==> flow/design.v <==
module top#(parameter m = 7)(
    input clk,
    input signed [m-1:0]noise_in,
    output reg signed [2*m-1:0]filter_out
);
    localparam signed [m-1:0] tap0 = 5;
    localparam signed [m-1:0] tap1 = 8;
    localparam signed [m-1:0] tap2 = 11;
    localparam signed [m-1:0] tap3 = 15;
    localparam signed [m-1:0] tap4 = 17;
    localparam signed [m-1:0] tap5 = 18;
    localparam signed [m-1:0] tap6 = 17;
    localparam signed [m-1:0] tap7 = 15;
    localparam signed [m-1:0] tap8 = 11;
    localparam signed [m-1:0] tap9 = 8;
    localparam signed [m-1:0] tap10 = 5;
    reg signed [m-1:0] register_0;
    reg signed [m-1:0] register_1;
    reg signed [m-1:0] register_2;
    reg signed [m-1:0] register_3;
    reg signed [m-1:0] register_4;
    reg signed [m-1:0] register_5;
    reg signed [m-1:0] register_6;
    reg signed [m-1:0] register_7;
    reg signed [m-1:0] register_8;
    reg signed [m-1:0] register_9;
    always@(posedge clk) begin
        register_0 <= noise_in;
        register_1 <= register_0;
        register_2 <= register_1;
        register_3 <= register_2;
        register_4 <= register_3;
        register_5 <= register_4;
        register_6 <= register_5;
        register_7 <= register_6;
        register_8 <= register_7;
        register_9 <= register_8;  
        filter_out <=  noise_in * tap0 +
                            register_0 * tap1 +
                            register_1 * tap2 +
                            register_2 * tap3 +
                            register_3 * tap4 +
                            register_4 * tap5 +
                            register_5 * tap6 +
                            register_6 * tap7 +
                            register_7 * tap8 +
                            register_8 * tap9 +
                            register_9 * tap10;
    end
endmodule
From RTL to reports: top
The steps from the RTL of top to its reports follow in flow order.
Line numbers count from 1 in the design file above.
Library cell names are shortened.
A cell with - has no value.
- top module: top
- clock: clk
- cell library: sky130hd
- library corner: tt_025C_1v80

Word-level counts
Yosys after proc, flatten, opt, wreduce and memory -nomap, before mapping. Enables and synchronous resets that opt folds into registers are not counted as muxes. Memory bits, and registers merged into a memory's read port (data or address), are not among the register bits. Print and check cells are not counted. Equal cells are merged and count once.
- register bits at 84
- noted input port bits: 8
- cells after elaboration at 30
- $add $sub $neg: 10
- multipliers: 9
- operator list (operator ; count):
    7-bit by 5-bit multiplier with 12-bit output with constant B ; 5
    7-bit by 6-bit multiplier with 13-bit output with constant B ; 2
    7-bit by 4-bit multiplier with 11-bit output with constant B ; 2
    14-bit by 13-bit adder with 14-bit output ; 3
    14-bit by 12-bit adder with 14-bit output ; 2
    13-bit by 12-bit adder with 14-bit output ; 1
    14-bit by 10-bit adder with 14-bit output ; 1
    14-bit by 11-bit adder with 14-bit output ; 1
    12-bit by 12-bit adder with 13-bit output ; 1
    11-bit by 10-bit adder with 12-bit output ; 1

Logic depth
Depth = most cells in a row (Yosys ltp): at word level without a register or memory, in the mapped netlist without a sequential cell, where the memories' decode and read muxes count.
- depth in word-level cells at 11
- noted ABC_AREA: 0
- mapped depth at 24

Synthesis result
Yosys stat after the flow's synthesis: flattened, memories mapped to cells. It holds for the ABC_AREA given above (unset counts as 0); a run with the other value may have another netlist.
Totals and module areas in this step are rounded.
- cells by type (cell ; count):
    fa_1 ; 186
    ha_1 ; 163
    dfxtp_1 ; 84
    inv_1 ; 311
    xnor2_1 ; 25
    xor2_1 ; 7
    a21oi_1 ; 11
    o21ai_0 ; 9
    nor2_1 ; 8
    and2_1 ; 4
    or2_2 ; 4
    a21o_1 ; 3
    xnor3_1 ; 1
    a211oi_1 ; 2
    nand2_1 ; 4
    nand3b_1 ; 2
    o21a_1 ; 2
    nor2b_1 ; 2
Not listed: further types 8, cells in them 9.
- mapped cells at 837
- synthesis area: 0.009253 mm^2
- area of sequential cells: 0.001682 mm^2
- mapped flip-flops: 84
- buffers at 2

Timing after synthesis
Source: OpenSTA report_checks on the synthesized netlist (no wires, ideal clock, input and output delay 20% of the period each), path of least setup slack; recovery checks are left aside. Register names are those of the netlist, which keeps one name where synthesis merged equal registers.
- path kind: input -> register
- from: in noise_in[6]
- to: reg filter_out[11]
- period at 10000 ps
- external input delay at 2000 ps
- library setup time: 72 ps
- time at the first pin at 2000 ps
- noted arrival time: 7816 ps
- data required time at 9928 ps
- slack at 2112 ps
- noted delay of the path: 5888 ps
- driving pins on the path: 22
- period reached after synthesis at 7888 ps
"delay of the path" = arrival - input delay + setup time.
"driving pins on the path" counts driving pins, that of a launching flip-flop among them; a cell with two outputs on the path counts twice.
"period reached after synthesis" is the clock period less the worst setup slack; recovery checks do not enter. This is arithmetic on one report: input and output delays are still those of the set period (20% each).
The rows between start and end are the longest chain of elaborated cells between them; the timing report does not say that the signal goes this way. Where chains are equally long, one stands for them.
A line is the first line of the expression or statement that the cell stems from. Yosys adds cells for indexed reads and writes and turns some case tables into memories.
- cell sequence: inv_1 -> fa_1 -> inv_1 -> ha_1 -> fa_1 -> fa_1 -> inv_1 -> fa_1 -> inv_1 -> fa_1 -> fa_1 -> fa_1 -> inv_1 -> fa_1 -> inv_1 -> ha_1 -> and2_1 -> o21ai_0 -> nand3b_1 -> a21o_1 -> a21oi_1 -> xnor2_1
- cells in the longest elaborated chain: 11
- elaborated cells between the ends (all ways): 11
- RTL lines with such cells at 1
- classes of those cells: 10 x add/sub; 1 x mul
- ends and longest elaborated chain, post-synthesis (item ; line ; text):
    from (decl) ; 3 ; input signed [m-1:0]noise_in,
    7-bit by 4-bit multiplier with 11-bit output ; 38 ; filter_out <=  noise_in * tap0 +
    11-bit by 10-bit adder with 12-bit output ; 38 ;
    12-bit by 12-bit adder with 13-bit output ; 38 ;
    13-bit by 12-bit adder with 14-bit output ; 38 ;
    14-bit by 13-bit adder with 14-bit output (3 in a row) ; 38 ;
    14-bit by 12-bit adder with 14-bit output (2 in a row) ; 38 ;
    14-bit by 10-bit adder with 14-bit output ; 38 ;
    14-bit by 11-bit adder with 14-bit output ; 38 ;
    to (assign) ; 38 ;
    to (decl) ; 4 ; output reg signed [2*m-1:0]filter_out

Timing after layout
Path of least setup slack in the final report of flow run 1 (OpenROAD, finished layout, wires in). Where an end is a register, its clock arrival counts in the times.
The report prints the path's times to 10 ps; the period is as set.
- path kind: input -> register
- from: in noise_in[6]
- to: reg filter_out[13]
- period at 8600 ps
- external input delay at 1720 ps
- library setup time: 120 ps
- time at the first pin at 1720 ps
- noted arrival time: 8370 ps
- data required time at 8840 ps
- slack at 460 ps
- driving pins on the path: 21
The rows between start and end are the longest chain of elaborated cells between them; the timing report does not say that the signal goes this way. Where chains are equally long, one stands for them.
- cell sequence: clkdlybuf4s50_1 -> buf_4 -> fa_1 -> ha_1 -> inv_1 -> fa_1 -> inv_1 -> fa_1 -> inv_1 -> fa_1 -> fa_1 -> fa_1 -> fa_1 -> fa_1 -> inv_1 -> ha_1 -> a2111oi_0 -> nand3_1 -> a21oi_1 -> xnor2_1 -> xnor2_1
- cells in the longest elaborated chain: 11
- elaborated cells between the ends (all ways): 11
- RTL lines with such cells at 1
- classes of those cells: 10 x add/sub; 1 x mul
- ends and longest elaborated chain, after layout (item ; line ; text):
    from (decl) ; 3 ; input signed [m-1:0]noise_in,
    7-bit by 4-bit multiplier with 11-bit output ; 38 ; filter_out <=  noise_in * tap0 +
    11-bit by 10-bit adder with 12-bit output ; 38 ;
    12-bit by 12-bit adder with 13-bit output ; 38 ;
    13-bit by 12-bit adder with 14-bit output ; 38 ;
    14-bit by 13-bit adder with 14-bit output (3 in a row) ; 38 ;
    14-bit by 12-bit adder with 14-bit output (2 in a row) ; 38 ;
    14-bit by 10-bit adder with 14-bit output ; 38 ;
    14-bit by 11-bit adder with 14-bit output ; 38 ;
    to (assign) ; 38 ;
    to (decl) ; 4 ; output reg signed [2*m-1:0]filter_out

FLOW RESULTS
============

Module top, platform sky130hd: 2 stored runs of the flow (Yosys, OpenROAD) with differing settings, in no particular order. Input and output delays are each 20% of the period that was set; the output load is 0.01 pF.
"period reached" is the run's clock period less its worst setup slack. It is reckoned from that one timing run; input and output delays stay at 20% of the period that was set.
"time on the worst setup path": the worst setup path's part of the clock period (all of it between registers, 20% less for each end at a port) less its slack. A launch clock that arrives late makes it longer, a capture clock that arrives late makes it shorter.
"time on the worst setup path" is given in steps of 10 ps.
The measured numbers are rounded.

Flow run 1

==> flow/run.sh <==
#!/bin/bash
# the make line also repeats the synthesis and layout settings of config.mk as NAME=value (left out here)
make -C /OpenROAD-flow-scripts/flow DESIGN_CONFIG=/design/flow/config.mk WORK_HOME=/design/flow/orfs CLKGATE_MAP_FILE= finish
==> flow/config.mk <==
export PLATFORM = sky130hd
export DESIGN_NAME = top
export DESIGN_NICKNAME = top
export VERILOG_FILES = /design/flow/design.v
export SDC_FILE = /design/flow/constraint.sdc
export NUM_CORES = 4
export LEC_CHECK = 0
export CAP_MARGIN = 20
export CORE_MARGIN = 2
export CORE_UTILIZATION = 69
export SLEW_MARGIN = 20
==> flow/constraint.sdc <==
create_clock -name core_clock -period 8.6 [get_ports {clk}]
set_input_delay 1.7200 -clock core_clock [delete_from_list [all_inputs] [get_ports {clk}]]
set_output_delay 1.7200 -clock core_clock [all_outputs]
set_load 0.01 [all_outputs]

Measured in flow run 1:
- noted the area of the standard cells in the finished layout: 0.01 mm^2
- utilization at 75.8%
- noted the synthesis area: 0.009253 mm^2
- die outline area at 0.01435 mm^2
- noted the setup slack of the critical path: 464 ps
- time on the worst setup path at 6,420 ps
- critical path type: input -> register
- total negative slack at 0 ps
- noted the period reached: 8,136 ps
- noted the worst hold slack in the final report: 357 ps

Flow run 2

==> flow/run.sh <==
#!/bin/bash
# the make line also repeats the synthesis and layout settings of config.mk as NAME=value (left out here)
make -C /OpenROAD-flow-scripts/flow DESIGN_CONFIG=/design/flow/config.mk WORK_HOME=/design/flow/orfs CLKGATE_MAP_FILE= finish
==> flow/config.mk <==
export PLATFORM = sky130hd
export DESIGN_NAME = top
export DESIGN_NICKNAME = top
export VERILOG_FILES = /design/flow/design.v
export SDC_FILE = /design/flow/constraint.sdc
export NUM_CORES = 4
export LEC_CHECK = 0
export ABC_AREA = 1
export CAP_MARGIN = 20
export CORE_MARGIN = 2
export CORE_UTILIZATION = 33
export CTS_CLUSTER_DIAMETER = 288
export GPL_ROUTABILITY_DRIVEN = 0
export GPL_TIMING_DRIVEN = 0
export SETUP_SLACK_MARGIN = 2.35
export SLEW_MARGIN = 0
==> flow/constraint.sdc <==
create_clock -name core_clock -period 10.0 [get_ports {clk}]
set_input_delay 2.0000 -clock core_clock [delete_from_list [all_inputs] [get_ports {clk}]]
set_output_delay 2.0000 -clock core_clock [all_outputs]
set_load 0.01 [all_outputs]

Measured in flow run 2:
- time on the worst setup path at 5,590 ps
- critical path type: input -> register
- noted the worst hold slack in the final report: 349 ps
- noted the area of the standard cells in the finished layout: 0.01075 mm^2
- noted the synthesis area: 0.009428 mm^2
- utilization at 38.5%
- total negative slack at 0 ps
- noted the setup slack of the critical path: 2,411 ps
- noted the period reached: 7,589 ps
- die outline area at 0.02994 mm^2
